==> flow/design.v <==
module B2BCD_IP #(parameter WIDTH = 4, parameter DIGIT = 2) (
    Binary_code,
    BCD_code
);
input  [WIDTH-1:0]   Binary_code;
output [DIGIT*4-1:0] BCD_code;
parameter W = WIDTH - 3;
parameter D = DIGIT * 4;
genvar i, j;
integer m;
wire [D-1:0] Binary_code_temp;
assign Binary_code_temp = {{(D - WIDTH){1'b0}}, Binary_code};
assign BCD_code = loop_i[W - 1].BCD_temp;
reg [D-1:0] result;
generate
for(i = 0; i < W; i = i + 1) begin: loop_i
    reg [3:0] result [0:5];
    reg [D-1:0] BCD_temp;
    case(i)
    0: begin
        for(j = 0; j <= i / 3; j = j + 1) begin
            always@ (*) begin
                case(Binary_code_temp[WIDTH - i + j * 4 -: 4])
                0: result[j] = 0;
                1: result[j] = 1;
                2: result[j] = 2;
                3: result[j] = 3;
                4: result[j] = 4;
                5: result[j] = 8;
                6: result[j] = 9;
                7: result[j] = 10;
                8: result[j] = 11;
                9: result[j] = 12;
                default: result[j] = 0;
                endcase
            end
        end
    end
    default: begin  
        for(j = 0; j <= i / 3; j = j + 1) begin
            always@ (*) begin
                case(loop_i[i - 1].BCD_temp[WIDTH - i + j * 4 -: 4])
                0: result[j] = 0;
                1: result[j] = 1;
                2: result[j] = 2;
                3: result[j] = 3;
                4: result[j] = 4;
                5: result[j] = 8;
                6: result[j] = 9;
                7: result[j] = 10;
                8: result[j] = 11;
                9: result[j] = 12;
                default: result[j] = 0;
                endcase
            end
        end
    end
    endcase
    case(i)
    0: begin
        always@ (*) begin
            BCD_temp = Binary_code_temp;
            for(m = 0; m <= i / 3; m = m + 1) begin
                BCD_temp[WIDTH - i + m * 4 -: 4] = result[m];
            end
        end
    end
    default: begin
        always@ (*) begin
            BCD_temp = loop_i[i - 1].BCD_temp;
            for(m = 0; m <= i / 3; m = m + 1) begin
                BCD_temp[WIDTH - i + m * 4 -: 4] = result[m];
            end
        end
    end
    endcase
end
endgenerate
endmodule
module handle_binary(Binary_temp, BCD);
parameter WIDTH = 4;
parameter DIGIT = 2;
input [DIGIT * 4-1:0] Binary_temp;
output [DIGIT * 4-1:0] BCD;
reg [DIGIT * 4-1:0] BCD;
integer k;
always@ (*) begin
    BCD = 0;
    for (k = 0; k < WIDTH; k = k + 1) begin
        case(WIDTH)
        0, 1, 2, 3, 4: begin
            if (BCD[3:0] >= 5) BCD[3:0] = BCD[3:0] + 3;
            if (BCD[7:4] >= 5) BCD[7:4] = BCD[7:4] + 3;
            BCD = {BCD[DIGIT*4-2:0], Binary_temp[WIDTH - 1 - k]};	 
        end
        5, 6, 7, 8: begin
            if (BCD[3:0] >= 5) BCD[3:0] = BCD[3:0] + 3;
            if (BCD[7:4] >= 5) BCD[7:4] = BCD[7:4] + 3;
            BCD = {BCD[DIGIT*4-2:0], Binary_temp[WIDTH - 1 - k]};	 
        end
        9, 10, 11, 12: begin
            if (BCD[3:0] >= 5) BCD[3:0] = BCD[3:0] + 3;
            if (BCD[7:4] >= 5) BCD[7:4] = BCD[7:4] + 3;
            BCD = {BCD[DIGIT*4-2:0], Binary_temp[WIDTH - 1 - k]};	 
        end
        13, 14, 15, 16: begin
            if (BCD[3:0] >= 5) BCD[3:0] = BCD[3:0] + 3;
            if (BCD[7:4] >= 5) BCD[7:4] = BCD[7:4] + 3;
            BCD = {BCD[DIGIT*4-2:0], Binary_temp[WIDTH - 1 - k]};	 
        end
        17, 18, 19, 20: begin
            if (BCD[3:0] >= 5) BCD[3:0] = BCD[3:0] + 3;
            if (BCD[7:4] >= 5) BCD[7:4] = BCD[7:4] + 3;
            BCD = {BCD[DIGIT*4-2:0], Binary_temp[WIDTH - 1 - k]};	 
        end
        endcase
    end
end
endmodule
module UT_TOP (
    clk, rst_n, in_valid, in_time,
    out_valid, out_display, out_day
);
input clk, rst_n, in_valid;
input [30:0] in_time;
output reg out_valid;
output reg [3:0] out_display;
output reg [2:0] out_day;
parameter IDLE = 0;
parameter INPUT = 1;
parameter CAL = 2;
parameter OUTPUT = 3;
reg [1:0] next_state, current_state;
reg [4:0] count;
reg [4:0] four_year_span;
reg [1:0] leap_count;  
reg [30:0] in_time_reg;
reg [26:0] four_year;
reg [24:0] one_year;
reg [21:0] month;
reg [17:0] date;
reg [17:0] hour;
reg [5:0] minute;
reg [5:0] second;
reg [10:0] year_ip_in;
reg [3:0] month_ip_in;
reg [4:0] date_ip_in;
reg [4:0] hour_ip_in;
reg [5:0] minute_ip_in;
reg [5:0] second_ip_in;
reg [11:0] bin;
wire [15:0] bout;
reg [2:0] out_day_reg;  
reg [15:0] year_ip_out;
reg [7:0] month_ip_out, date_ip_out, hour_ip_out, minute_ip_out, second_ip_out;
always@ (posedge clk or negedge rst_n) begin
  if(!rst_n)
    current_state <= IDLE;
  else
    current_state <= next_state;
end
always@ (*) begin
    case(current_state)
    IDLE: begin
        if(in_valid)
            next_state = CAL;
        else
            next_state = IDLE;
    end
    CAL: begin
        if(count == 17)
            next_state = IDLE;
        else
            next_state = CAL;
    end
    default: next_state = current_state;
    endcase
end
B2BCD_IP #(.WIDTH(12), .DIGIT(4)) B0(.Binary_code(bin), .BCD_code(bout));
always@ (*) begin
    if(current_state == CAL) begin
        case(count - 1)
        2: bin = {1'b0, year_ip_in};
        3: bin = {8'b0, month_ip_in};
        4: bin = {7'b0, date_ip_in};
        5: bin = {7'b0, hour_ip_in};
        6: bin = {6'b0, minute_ip_in};
        7: bin = {6'b0, second_ip_in};
        default: bin = 0;
        endcase
    end
    else begin
        bin = 0;
    end
end
always@ (posedge clk or negedge rst_n) begin
    if(!rst_n) begin
        year_ip_out <= 0;
        month_ip_out <= 0;
        date_ip_out <= 0;
        hour_ip_out <= 0;
        minute_ip_out <= 0;
        second_ip_out <= 0;
    end
    else begin
        if(current_state == IDLE) begin
            year_ip_out <= 0;
            month_ip_out <= 0;
            date_ip_out <= 0;
            hour_ip_out <= 0;
            minute_ip_out <= 0;
            second_ip_out <= 0;
        end
        else if(current_state == CAL) begin
            case(count - 1)
            2: year_ip_out <= bout;
            3: month_ip_out <= bout[7:0];
            4: date_ip_out <= bout[7:0];
            5: hour_ip_out <= bout[7:0];
            6: minute_ip_out <= bout[7:0];
            7: second_ip_out <= bout[7:0];
            endcase
        end
    end
end
always@ (posedge clk or negedge rst_n) begin
    if(!rst_n) begin
        in_time_reg <= 0;
    end
    else begin
        if(in_valid) begin
            in_time_reg <= in_time;
        end
        else if(current_state == CAL) begin
            in_time_reg <= in_time_reg;
        end
    end
end
always@ (posedge clk or negedge rst_n) begin
    if(!rst_n) begin
        count <= 0;
    end
    else begin
        if(current_state == IDLE) begin
            count <= 0;
        end
        else if(current_state == CAL) begin
            count <= count + 1;
        end
        else begin
            count <= count;
        end
    end
end
always@ (posedge clk or negedge rst_n) begin
    if(!rst_n) begin
        four_year_span <= 0;
    end
    else begin
        if(current_state == IDLE)
            four_year_span <= 0;
        else if(current_state == CAL) begin
            if(count == 0) begin
                if(in_time_reg >= 0 && in_time_reg < 126230400) four_year_span <= 0;
                else if(in_time_reg < 252460800)  four_year_span <= 1;
                else if(in_time_reg < 378691200)  four_year_span <= 2;
                else if(in_time_reg < 504921600)  four_year_span <= 3;
                else if(in_time_reg < 631152000)  four_year_span <= 4;
                else if(in_time_reg < 757382400)  four_year_span <= 5;
                else if(in_time_reg < 883612800)  four_year_span <= 6;
                else if(in_time_reg < 1009843200) four_year_span <= 7;
                else if(in_time_reg < 1136073600) four_year_span <= 8;
                else if(in_time_reg < 1262304000) four_year_span <= 9;
                else if(in_time_reg < 1388534400) four_year_span <= 10;
                else if(in_time_reg < 1514764800) four_year_span <= 11;
                else if(in_time_reg < 1640995200) four_year_span <= 12;
                else if(in_time_reg < 1767225600) four_year_span <= 13;
                else if(in_time_reg < 1893456000) four_year_span <= 14;
                else if(in_time_reg < 2019686400) four_year_span <= 15;
                else if(in_time_reg < 2145916800) four_year_span <= 16;
                else                              four_year_span <= 17;
            end
            else begin
                four_year_span <= four_year_span;
            end
        end
    end
end
always@ (posedge clk or negedge rst_n) begin
    if(!rst_n) begin
        four_year <= 0;
    end
    else begin
        if(current_state == IDLE)
            four_year <= 0;
        else if(current_state == CAL) begin
            if(in_time_reg >= 0 && in_time_reg < 126230400) four_year <= in_time_reg;
            else if(in_time_reg < 252460800)  four_year <= in_time_reg - 126230400;
            else if(in_time_reg < 378691200)  four_year <= in_time_reg - 252460800;
            else if(in_time_reg < 504921600)  four_year <= in_time_reg - 378691200;
            else if(in_time_reg < 631152000)  four_year <= in_time_reg - 504921600;
            else if(in_time_reg < 757382400)  four_year <= in_time_reg - 631152000;
            else if(in_time_reg < 883612800)  four_year <= in_time_reg - 757382400;
            else if(in_time_reg < 1009843200) four_year <= in_time_reg - 883612800;
            else if(in_time_reg < 1136073600) four_year <= in_time_reg - 1009843200;
            else if(in_time_reg < 1262304000) four_year <= in_time_reg - 1136073600;
            else if(in_time_reg < 1388534400) four_year <= in_time_reg - 1262304000;
            else if(in_time_reg < 1514764800) four_year <= in_time_reg - 1388534400;
            else if(in_time_reg < 1640995200) four_year <= in_time_reg - 1514764800;
            else if(in_time_reg < 1767225600) four_year <= in_time_reg - 1640995200;
            else if(in_time_reg < 1893456000) four_year <= in_time_reg - 1767225600;
            else if(in_time_reg < 2019686400) four_year <= in_time_reg - 1893456000;
            else if(in_time_reg < 2145916800) four_year <= in_time_reg - 2019686400;
            else                              four_year <= in_time_reg - 2145916800;
        end
    end
end
always@ (posedge clk or negedge rst_n) begin
    if(!rst_n) begin
        one_year <= 0;
    end
    else begin
        if(current_state == IDLE)
            one_year <= 0;
        else if(current_state == CAL) begin
            if(four_year >= 0 && four_year < 31536000)
                one_year <= four_year;
            else if(four_year < 63072000)
                one_year <= four_year - 31536000;
            else if(four_year < 94694400)
                one_year <= four_year - 63072000;
            else
                one_year <= four_year - 94694400;
        end
    end
end
always@ (posedge clk or negedge rst_n) begin
    if(!rst_n) begin
        leap_count <= 0;
    end
    else begin
        if(current_state == IDLE) begin
            leap_count <= 0;
        end
        else if (current_state == CAL) begin
            if(four_year >= 0 && four_year < 31536000)
                leap_count <= 0;
            else if(four_year < 63072000)
                leap_count <= 1;
            else if(four_year < 94694400)
                leap_count <= 2;
            else
                leap_count <= 3;
        end
    end
end
always@ (posedge clk) begin
    if(current_state == IDLE) begin
        year_ip_in <= 0;
    end
    else if(current_state == CAL) begin
        if(count == 2)
            year_ip_in <= 1970 + four_year_span * 4 + leap_count;
    end
end
always@ (posedge clk or negedge rst_n) begin
    if(!rst_n) begin
        month <= 0;
        month_ip_in <= 0;
    end
    else begin
        if(current_state == IDLE) begin
            month <= 0;
            month_ip_in <= 0;
        end
        else if(current_state == CAL) begin
            if(count == 2) begin
                if(leap_count == 2) begin  
                    if(one_year >= 0 && one_year < 2678400) begin 
                        month <= one_year;
                        month_ip_in <= 1;
                    end
                    else if(one_year < 5184000) begin 
                        month <= one_year - 2678400;
                        month_ip_in <= 2;
                    end
                    else if(one_year < 7862400) begin 
                        month <= one_year - 5184000;
                        month_ip_in <= 3;
                    end
                    else if(one_year < 10454400) begin 
                        month <= one_year - 7862400;
                        month_ip_in <= 4;
                    end
                    else if(one_year < 13132800) begin 
                        month <= one_year - 10454400;
                        month_ip_in <= 5;
                    end
                    else if(one_year < 15724800) begin 
                        month <= one_year - 13132800;
                        month_ip_in <= 6;
                    end
                    else if(one_year < 18403200) begin 
                        month <= one_year - 15724800;
                        month_ip_in <= 7;
                    end
                    else if(one_year < 21081600) begin 
                        month <= one_year - 18403200;
                        month_ip_in <= 8;
                    end
                    else if(one_year < 23673600) begin 
                        month <= one_year - 21081600;
                        month_ip_in <= 9;
                    end
                    else if(one_year < 26352000) begin 
                        month <= one_year - 23673600;
                        month_ip_in <= 10;
                    end
                    else if(one_year < 28944000) begin 
                        month <= one_year - 26352000;
                        month_ip_in <= 11;
                    end
                    else  begin 
                        month <= one_year - 28944000;
                        month_ip_in <= 12;
                    end
                end
                else begin  
                    if(one_year >= 0 && one_year < 2678400) begin 
                        month <= one_year;
                        month_ip_in <= 1;
                    end
                    else if(one_year < 5097600) begin 
                        month <= one_year - 2678400;
                        month_ip_in <= 2;
                    end
                    else if(one_year < 7776000) begin 
                        month <= one_year - 5097600;
                        month_ip_in <= 3;
                    end
                    else if(one_year < 10368000) begin 
                        month <= one_year - 7776000;
                        month_ip_in <= 4;
                    end
                    else if(one_year < 13046400) begin 
                        month <= one_year - 10368000;
                        month_ip_in <= 5;
                    end
                    else if(one_year < 15638400) begin 
                        month <= one_year - 13046400;
                        month_ip_in <= 6;
                    end
                    else if(one_year < 18316800) begin 
                        month <= one_year - 15638400;
                        month_ip_in <= 7;
                    end
                    else if(one_year < 20995200) begin 
                        month <= one_year - 18316800;
                        month_ip_in <= 8;
                    end
                    else if(one_year < 23587200) begin 
                        month <= one_year - 20995200;
                        month_ip_in <= 9;
                    end
                    else if(one_year < 26265600) begin 
                        month <= one_year - 23587200;
                        month_ip_in <= 10;
                    end
                    else if(one_year < 28857600) begin 
                        month <= one_year - 26265600;
                        month_ip_in <= 11;
                    end
                    else begin 
                        month <= one_year - 28857600;
                        month_ip_in <= 12;
                    end
                end
            end
        end
    end
end
always@ (posedge clk or negedge rst_n) begin
    if(!rst_n) begin
        date <= 0;
        date_ip_in <= 0;
    end
    else begin
        if(current_state == IDLE) begin
            date <= 0;
            date_ip_in <= 0;
        end
        else if(current_state == CAL) begin
            if(count == 3) begin
                if(month >= 0 && month < 86400) begin
                    date <= month;
                    date_ip_in <= 1;
                end
                else if(month < 172800) begin
                    date <= month - 86400;
                    date_ip_in <= 2;
                end
                else if(month < 259200) begin
                    date <= month - 172800;
                    date_ip_in <= 3;
                end
                else if(month < 345600) begin
                    date <= month - 259200;
                    date_ip_in <= 4;
                end
                else if(month < 432000) begin
                    date <= month - 345600;
                    date_ip_in <= 5;
                end
                else if(month < 518400) begin
                    date <= month - 432000;
                    date_ip_in <= 6;
                end
                else if(month < 604800) begin
                    date <= month - 518400;
                    date_ip_in <= 7;
                end
                else if(month < 691200) begin
                    date <= month - 604800;
                    date_ip_in <= 8;
                end
                else if(month < 777600) begin
                    date <= month - 691200;
                    date_ip_in <= 9;
                end
                else if(month < 864000) begin
                    date <= month - 777600;
                    date_ip_in <= 10;
                end
                else if(month < 950400) begin
                    date <= month - 864000;
                    date_ip_in <= 11;
                end
                else if(month < 1036800) begin
                    date <= month - 950400;
                    date_ip_in <= 12;
                end
                else if(month < 1123200) begin
                    date <= month - 1036800;
                    date_ip_in <= 13;
                end
                else if(month < 1209600) begin
                    date <= month - 1123200;
                    date_ip_in <= 14;
                end
                else if(month < 1296000) begin
                    date <= month - 1209600;
                    date_ip_in <= 15;
                end
                else if(month < 1382400) begin
                    date <= month - 1296000;
                    date_ip_in <= 16;
                end
                else if(month < 1468800) begin
                    date <= month - 1382400;
                    date_ip_in <= 17;
                end
                else if(month < 1555200) begin
                    date <= month - 1468800;
                    date_ip_in <= 18;
                end
                else if(month < 1641600) begin
                    date <= month - 1555200;
                    date_ip_in <= 19;
                end
                else if(month < 1728000) begin
                    date <= month - 1641600;
                    date_ip_in <= 20;
                end
                else if(month < 1814400) begin
                    date <= month - 1728000;
                    date_ip_in <= 21;
                end
                else if(month < 1900800) begin
                    date <= month - 1814400;
                    date_ip_in <= 22;
                end
                else if(month < 1987200) begin
                    date <= month - 1900800;
                    date_ip_in <= 23;
                end
                else if(month < 2073600) begin
                    date <= month - 1987200;
                    date_ip_in <= 24;
                end
                else if(month < 2160000) begin
                    date <= month - 2073600;
                    date_ip_in <= 25;
                end
                else if(month < 2246400) begin
                    date <= month - 2160000;
                    date_ip_in <= 26;
                end
                else if(month < 2332800) begin
                    date <= month - 2246400;
                    date_ip_in <= 27;
                end
                else if(month < 2419200) begin
                    date <= month - 2332800;
                    date_ip_in <= 28;
                end
                else if(month < 2505600) begin
                    date <= month - 2419200;
                    date_ip_in <= 29;
                end
                else if(month < 2592000) begin
                    date <= month - 2505600;
                    date_ip_in <= 30;
                end
                else begin
                    date <= month - 2592000;
                    date_ip_in <= 31;
                end
            end
        end
    end
end
always@ (posedge clk or negedge rst_n) begin
    if(!rst_n) begin
        hour <= 0;
        hour_ip_in <= 0;
    end
    else begin
        if(current_state == IDLE) begin
            hour <= 0;
            hour_ip_in <= 0;
        end
        else if(current_state == CAL) begin
            if(date >= 0 && date < 3600) begin
                hour <= date;
                hour_ip_in <= 0;
            end
            else if(date < 7200) begin
                hour <= date - 3600;
                hour_ip_in <= 1;
            end
            else if(date < 10800) begin
                hour <= date - 7200;
                hour_ip_in <= 2;
            end
            else if(date < 14400) begin
                hour <= date - 10800;
                hour_ip_in <= 3;
            end
            else if(date < 18000) begin
                hour <= date - 14400;
                hour_ip_in <= 4;
            end
            else if(date < 21600) begin
                hour <= date - 18000;
                hour_ip_in <= 5;
            end
            else if(date < 25200) begin
                hour <= date - 21600;
                hour_ip_in <= 6;
            end
            else if(date < 28800) begin
                hour <= date - 25200;
                hour_ip_in <= 7;
            end
            else if(date < 32400) begin
                hour <= date - 28800;
                hour_ip_in <= 8;
            end
            else if(date < 36000) begin
                hour <= date - 32400;
                hour_ip_in <= 9;
            end
            else if(date < 39600) begin
                hour <= date - 36000;
                hour_ip_in <= 10;
            end
            else if(date < 43200) begin
                hour <= date - 39600;
                hour_ip_in <= 11;
            end
            else if(date < 46800) begin
                hour <= date - 43200;
                hour_ip_in <= 12;
            end
            else if(date < 50400) begin
                hour <= date - 46800;
                hour_ip_in <= 13;
            end
            else if(date < 54000) begin
                hour <= date - 50400;
                hour_ip_in <= 14;
            end
            else if(date < 57600) begin
                hour <= date - 54000;
                hour_ip_in <= 15;
            end
            else if(date < 61200) begin
                hour <= date - 57600;
                hour_ip_in <= 16;
            end
            else if(date < 64800) begin
                hour <= date - 61200;
                hour_ip_in <= 17;
            end
            else if(date < 68400) begin
                hour <= date - 64800;
                hour_ip_in <= 18;
            end
            else if(date < 72000) begin
                hour <= date - 68400;
                hour_ip_in <= 19;
            end
            else if(date < 75600) begin
                hour <= date - 72000;
                hour_ip_in <= 20;
            end
            else if(date < 79200) begin
                hour <= date - 75600;
                hour_ip_in <= 21;
            end
            else if(date < 82800) begin
                hour <= date - 79200;
                hour_ip_in <= 22;
            end
            else begin
                hour <= date - 82800;
                hour_ip_in <= 23;
            end
        end
    end
end
always@ (posedge clk or negedge rst_n) begin
    if(!rst_n) begin
        minute_ip_in <= 0;
        second_ip_in <= 0;
    end
    else begin
        if(current_state == IDLE) begin
            minute_ip_in <= 0;
            second_ip_in <= 0;
        end
        else if(current_state == CAL) begin
            minute_ip_in <= hour / 'd60;
            second_ip_in <= hour % 'd60;
        end
    end
end
always@ (*) begin
    if(current_state == CAL) begin
        if(count == 4) begin
            if(month_ip_in == 1 || month_ip_in == 2) begin
                out_day_reg = (date_ip_in + (month_ip_in + 12) * 2 + 3 * (month_ip_in + 13) / 5 + (year_ip_in - 1) + (year_ip_in - 1) / 4) % 7;
            end
            else begin
                out_day_reg = (date_ip_in + month_ip_in * 2 + 3 * (month_ip_in + 1) / 5 + year_ip_in + year_ip_in / 4 ) % 7;
            end
        end
        else begin
            out_day_reg = 0;
        end
    end
    else begin
        out_day_reg = 0;
    end
end
always@ (posedge clk or negedge rst_n) begin
    if(!rst_n) begin
        out_valid <= 0;
    end
    else begin
        if(current_state == CAL) begin
            if(count >= 4 && count <= 17)
                out_valid <= 1;
            else
                out_valid <= 0;
        end
        else begin
            out_valid <= 0;
        end
    end
end
always@ (posedge clk or negedge rst_n) begin
    if(!rst_n) begin
        out_day <= 0;
    end
    else begin
        if(current_state == CAL) begin
            if(count == 4) begin
                out_day <= out_day_reg;
            end
            else begin
                out_day <= out_day;
            end
        end
        else begin
            out_day <= 0;
        end
    end
end
always@ (posedge clk or negedge rst_n) begin
    if(!rst_n) begin
        out_display <= 0;
    end
    else begin
        if(current_state == CAL) begin
            case(count)
            4: out_display <= year_ip_out[15:12];
            5: out_display <= year_ip_out[11:8];
            6: out_display <= year_ip_out[7:4];
            7: out_display <= year_ip_out[3:0];
            8: out_display <= month_ip_out[7:4];
            9: out_display <= month_ip_out[3:0];
            10: out_display <= date_ip_out[7:4];
            11: out_display <= date_ip_out[3:0];
            12: out_display <= hour_ip_out[7:4];
            13: out_display <= hour_ip_out[3:0];
            14: out_display <= minute_ip_out[7:4];
            15: out_display <= minute_ip_out[3:0];
            16: out_display <= second_ip_out[7:4];
            17: out_display <= second_ip_out[3:0];
            default: out_display <= 0;
            endcase
        end
        else begin
            out_display <= 0;
        end
    end
end
endmodule
Tool chain data of UT_TOP

What the tools print for UT_TOP, step after step.
Line numbers count from 1 in the design file above.
Operators carry their Yosys type and port widths (W data, S select, Z words).
Cell names lack the library's common part.
Not given: -

Top: UT_TOP
Clock port: clk
Standard-cell library: sky130hd
Timing corner: tt_025C_1v80

Word-level counts

Source: Yosys, flattened and elaborated. Widths are those after wreduce. Registers that Yosys merges into a memory's read port (data or address) are not register bits. Print and check cells do not count. Equal cells are merged and count once.
Memory sizes are those after Yosys's memory passes, which may raise the word count (mostly to a power of two), join words into wider ones and drop unused or constant bits.

Flip-flop bits (word level): 256
Bits in read-only memories: 1152
Memories kept: 18
Input port bits: 34
Output and inout port bits: 8
Cells after elaboration: 571

Memory list:

| name             | depth | width | rd ports | wr ports | RTL line | RTL |
| (name not given) | 16    | 4     | 1        | 0        | 42       | `case(loop_i[i - 1].BCD_temp[WIDTH - i + j * 4 -: 4])` |
| (name not given) | 16    | 4     | 1        | 0        | 42       |  |
| (name not given) | 16    | 4     | 1        | 0        | 42       |  |
| (name not given) | 16    | 4     | 1        | 0        | 42       |  |
| (name not given) | 16    | 4     | 1        | 0        | 42       |  |
| (name not given) | 16    | 4     | 1        | 0        | 42       |  |

Further memories, not shown: 12.

Add/sub/neg operators: 110
Multiply operators: 2
Divide/modulo/power cells: 6
$lt $le $gt $ge: 101
Equality and inequality tests: 27
Multiplexer cells: 253
Reduce/logical cells: 29

Operators with widths:

| kind                     | number |
| $mux W18                 | 58 |
| $mux W22                 | 26 |
| $mux W27                 | 19 |
| $sub A18 B18 Y18 const B | 20 |
| $mux W5                  | 57 |
| $lt A31 B31 Y1 const B   | 9 |
| $lt A22 B21 Y1 const B   | 12 |
| $lt A25 B25 Y1 const B   | 10 |
| $sub A27 B27 Y27 const B | 9 |
| $sub A18 B17 Y18 const B | 13 |
| $sub A18 B16 Y18 const B | 11 |
| $sub A22 B22 Y22 const B | 9 |
| $div A18 B6 Y32 const B  | 1 |
| $mod A18 B6 Y32 const B  | 1 |
| $div A32 B3 Y32 const B  | 2 |
| $mod A32 B3 Y32 const B  | 2 |
| $lt A18 B16 Y1 const B   | 9 |
| $lt A25 B24 Y1 const B   | 6 |
| $lt A22 B20 Y1 const B   | 6 |
| $sub A22 B21 Y22 const B | 6 |
| $lt A22 B22 Y1 const B   | 6 |
| $eq A32 B3 Y1 const B    | 4 |
| $mux W25                 | 5 |
| $lt A31 B30 Y1 const B   | 4 |
| $mux W8                  | 15 |
| $sub A27 B26 Y27 const B | 4 |
| $mux W4                  | 27 |
| $lt A25 B23 Y1 const B   | 4 |

Other operator kinds: 74; their cells: 173.

Logic depth

Yosys ltp: most cells in a row. Word level: on the elaborated netlist, between registers, memories and ports. Mapped: between sequential cells and ports; inverters and the memories' decode and read muxes count.

Word-level depth: 34
ABC_AREA: 1
Mapped depth: 120
Mapped depth without buffers: 120

After synthesis

Yosys stat after the flow's synthesis: flattened, memories mapped to cells. It holds for the ABC_AREA given above (unset counts as 0); a run with the other value may have another netlist.

Mapped cells: 6713
Cell area after synthesis: 39382.8 um^2
Sequential part of the area: 6302.3 um^2
Flip-flops: 254
Buffer cells: 323

Cell types:

| type      | number | area in all (um^2) |
| dfrtp_1   | 242    | 6.06E+03 |
| nand2_1   | 1241   | 4.66E+03 |
| o21ai_0   | 865    | 4.33E+03 |
| inv_1     | 865    | 3.25E+03 |
| a21oi_1   | 597    | 2.99E+03 |
| nor2_1    | 724    | 2.72E+03 |
| ha_1      | 181    | 2.26E+03 |
| nand3_1   | 331    | 1.66E+03 |
| o211ai_1  | 204    | 1.53E+03 |
| xor2_1    | 172    | 1.51E+03 |
| clkbuf_1  | 300    | 1126.08 |
| o22ai_1   | 125    | 782 |
| fa_1      | 33     | 660.634 |
| nor3_1    | 118    | 590.566 |
| o221ai_1  | 66     | 578.054 |
| a31oi_1   | 75     | 469.2 |
| o311ai_0  | 51     | 446.678 |
| o2111ai_1 | 34     | 297.786 |

Not listed: further types 48, cells in them 489.

Path before layout

Source: OpenSTA report_checks on the synthesized netlist (no wires, ideal clock, input and output delay 20% of the period each), path of least setup slack; recovery checks are left aside. Register names are those of the netlist, which keeps one name where synthesis merged equal registers.

Path type: register to register
Start point: register month_ip_in[0]
End point: register out_day[2]
Clock period: 20.0 ns
Setup time: 0.116 ns
Time at the first pin: 0.000 ns
Arrival time: 13.378 ns
Required time: 19.884 ns
Path slack: 6.505 ns
Delay of the path: 13.494 ns
Driving pins on the path: 109
Path buffers: 0
Synthesis period reached: 13.495 ns

"delay of the path" is the arrival time less input delay plus setup time.
"driving pins on the path": output pins that drive a net of the path, with the launching flip-flop's if there is one; two outputs of one cell count as two.
"synthesis period reached" is the clock period less the worst setup slack; recovery checks do not enter. This is arithmetic on one report: input and output delays are still those of the set period (20% each).
Between the ends stands the longest chain of elaborated cells between them, by number of cells; it is not shown to be the way that was timed. Of several equally long chains one is given.
A line is the first line of the expression or statement that the cell stems from. Yosys adds cells for indexed reads and writes and turns some case tables into memories.
A register here has more assigning lines than the two given.

Cell sequence: dfrtp_1 inv_1 o21ai_0 xor2_1 inv_1 ha_1 a21oi_1 and2_1 inv_1 o21ai_0 a21oi_1 nor2_1 nand3_1 ha_1 o21ai_0 inv_1 nor2_1 inv_1 (+73 left out) nand2_2 nand3_1 a21oi_2 nor2_4 ha_1 nand3_1 nand2_1 inv_2 nand2_2 xor2_1 inv_1 ha_1 nand3_1 nand4_1 nand2_1 nand2_1 nand2_1 nand2_1
Cells in the longest elaborated chain: 10
Elaborated cells on any way between the ends: 23
Source lines of those cells: 5
Those cells by class: add/sub: 11; mul: 2; div: 4; eq/ne: 2; mux: 3; reduce/logical: 1

RTL lines, path post-synthesis:

| what             | RTL line | RTL |
| start, declared  | 146      | `reg [3:0] month_ip_in;` |
| start, assigned  | 369      | `month_ip_in <= 0;` |
| start, assigned  | 374      | `month_ip_in <= 0;` |
| $add A4 B1 Y5    | 755      | `out_day_reg = (date_ip_in + month_ip_in * 2 + 3 * (month_ip_in + 1) / 5 + year_ip_in + year_ip_in / 4 ) % 7;` |
| $mul A2 B5 Y7    | 755      |  |
| $div A32 B3 Y32  | 755      |  |
| $add A6 B32 Y32  | 755      |  |
| $add A32 B11 Y32 | 755      |  |
| $add A32 B9 Y32  | 755      |  |
| $mod A32 B3 Y32  | 755      |  |
| $mux W3          | 751      | `if(month_ip_in == 1 \|\| month_ip_in == 2) begin` |
| $mux W3          | 788      | `if(count == 4) begin` |
| $mux W3          | 787      | `if(current_state == CAL) begin` |
| end, assigned    | 789      | `out_day <= out_day_reg;` |
| end, assigned    | 792      | `out_day <= out_day;` |
| end, declared    | 128      | `output reg [2:0] out_day;` |

Path in the finished layout

From the final timing report of job 2: the path of least setup slack in the routed layout; clock arrival at registers is part of the times.

Path type: register to register
Start point: register month_ip_in[0]
End point: register out_day[1]
Clock period: 20.0 ns
Setup time: 0.06 ns
Time at the first pin: 0.61 ns
Arrival time: 16.54 ns
Required time: 20.54 ns
Path slack: 4.00 ns
Driving pins on the path: 109
Path buffers: 0

Between the ends stands the longest chain of elaborated cells between them, by number of cells; it is not shown to be the way that was timed. Of several equally long chains one is given.
A register here has more assigning lines than the two given.

Cell sequence: dfrtp_1 inv_1 o21ai_0 xor2_1 inv_1 ha_1 a21oi_1 and2_1 inv_1 o21ai_0 a21oi_1 nor2_1 nand3_1 ha_1 o21ai_0 inv_1 nor2_1 inv_1 (+73 left out) nand2_1 nand2_2 nand3_1 a21oi_2 nor2_4 ha_1 nand3_1 nand2_1 inv_2 nand2_2 xor2_1 inv_1 ha_1 nand3_1 nand4_1 nand2_1 nand3_1 nand2_1
Cells in the longest elaborated chain: 10
Elaborated cells on any way between the ends: 23
Source lines of those cells: 5
Those cells by class: add/sub: 11; mul: 2; div: 4; eq/ne: 2; mux: 3; reduce/logical: 1

RTL lines, path after layout:

| what             | RTL line | RTL |
| start, declared  | 146      | `reg [3:0] month_ip_in;` |
| start, assigned  | 369      | `month_ip_in <= 0;` |
| start, assigned  | 374      | `month_ip_in <= 0;` |
| $add A4 B1 Y5    | 755      | `out_day_reg = (date_ip_in + month_ip_in * 2 + 3 * (month_ip_in + 1) / 5 + year_ip_in + year_ip_in / 4 ) % 7;` |
| $mul A2 B5 Y7    | 755      |  |
| $div A32 B3 Y32  | 755      |  |
| $add A6 B32 Y32  | 755      |  |
| $add A32 B11 Y32 | 755      |  |
| $add A32 B9 Y32  | 755      |  |
| $mod A32 B3 Y32  | 755      |  |
| $mux W3          | 751      | `if(month_ip_in == 1 \|\| month_ip_in == 2) begin` |
| $mux W3          | 788      | `if(count == 4) begin` |
| $mux W3          | 787      | `if(current_state == CAL) begin` |
| end, assigned    | 789      | `out_day <= out_day_reg;` |
| end, assigned    | 792      | `out_day <= out_day;` |
| end, declared    | 128      | `output reg [2:0] out_day;` |

Add stored flow runs of UT_TOP

Module UT_TOP, platform sky130hd: 6 stored runs of the flow (Yosys, OpenROAD) with differing settings, in no particular order. Input and output delays are each 20% of the period that was set; the output load is 0.01 pF.
"achieved clock period" is the run's clock period less its worst setup slack. It is reckoned from that one timing run; input and output delays stay at 20% of the period that was set.
"allowed time less slack (worst setup path)" = time allowed to the worst setup path (clock period - input delay - output delay, where it has them) - its slack; a late launch clock adds to it, a late capture clock takes from it.
A setting shown as . is not set for that run.
A result given as . is not shown for that run.

| setting or result                               | job 1 | job 2                | job 3 | job 4                | job 5 | job 6                |
| ABC_AREA                                        | 1     | 1                    | 1     | .                    | .     | .                    |
| CELL_PAD_IN_SITES_DETAIL_PLACEMENT              | 1     | .                    | .     | .                    | .     | .                    |
| CORE_ASPECT_RATIO                               | 0.66  | .                    | 0.66  | .                    | 0.66  | 0.66                 |
| CORE_UTILIZATION                                | 72    | 55                   | 35    | 40                   | 35    | 24                   |
| CTS_CLUSTER_DIAMETER                            | 392   | .                    | 168   | .                    | 168   | 168                  |
| CTS_CLUSTER_SIZE                                | 34    | .                    | .     | .                    | .     | .                    |
| GPL_ROUTABILITY_DRIVEN                          | 0     | 1                    | 1     | .                    | 1     | 1                    |
| GPL_TIMING_DRIVEN                               | 0     | 1                    | .     | .                    | .     | .                    |
| HOLD_SLACK_MARGIN                               | 0.22  | .                    | -0.01 | .                    | -0.01 | -0.01                |
| MAX_ROUTING_LAYER                               | met4  | met4                 | met5  | .                    | met4  | met4                 |
| PLACE_DENSITY_LB_ADDON                          | 0.02  | .                    | 0.1   | .                    | 0.1   | 0.1                  |
| SETUP_SLACK_MARGIN                              | -0.75 | .                    | .     | .                    | .     | .                    |
| SLEW_MARGIN                                     | 35    | 20                   | 20    | 20                   | 20    | 20                   |
| TNS_END_PERCENT                                 | 10    | .                    | 50    | .                    | 50    | 50                   |
| period_ns                                       | 11.0  | 20.0                 | 21.0  | 20.0                 | 21.0  | 21.0                 |
| CAP_MARGIN                                      | 20    | 20                   | 20    | 20                   | 20    | 20                   |
| CORE_MARGIN                                     | 2     | 2                    | 8     | 2                    | 8     | 8                    |
| CELL_PAD_IN_SITES_GLOBAL_PLACEMENT              | .     | 0                    | .     | .                    | .     | .                    |
| MIN_ROUTING_LAYER                               | .     | met1                 | met2  | .                    | met2  | .                    |
| PLACE_DENSITY                                   | .     | 0.48                 | .     | .                    | .     | .                    |
| cell area after synthesis (um^2)                | .     | 39382.8              | .     | 41222.0              | .     | 41222.0              |
| area of the die (um^2)                          | .     | 73761.1              | .     | 105638.0             | .     | 185563.0             |
| standard-cell area of the final layout (um^2)   | .     | 41748.8              | .     | 43675.6              | .     | 44940.6              |
| final design utilization                        | .     | 0.586                | .     | 0.428                | .     | 0.264                |
| setup slack of the worst path (ns)              | .     | 4.001                | .     | 2.025                | .     | 3.108                |
| setup total negative slack (ns)                 | .     | 0.000                | .     | 0.000                | .     | 0.000                |
| post-route worst hold slack (ns)                | .     | 0.490                | .     | 0.489                | .     | 0.495                |
| achieved clock period (ns)                      | .     | 15.999               | .     | 17.975               | .     | 17.892               |
| allowed time less slack (worst setup path) (ns) | .     | 16.00                | .     | 17.97                | .     | 17.89                |
| type of the worst setup path                    | .     | register to register | .     | register to register | .     | register to register |

Job 1: not finished: placement ended with error DPL-0033
Job 3: not finished: routing ended with error GRT-0116
Job 5: not finished: routing ended with error GRT-0116
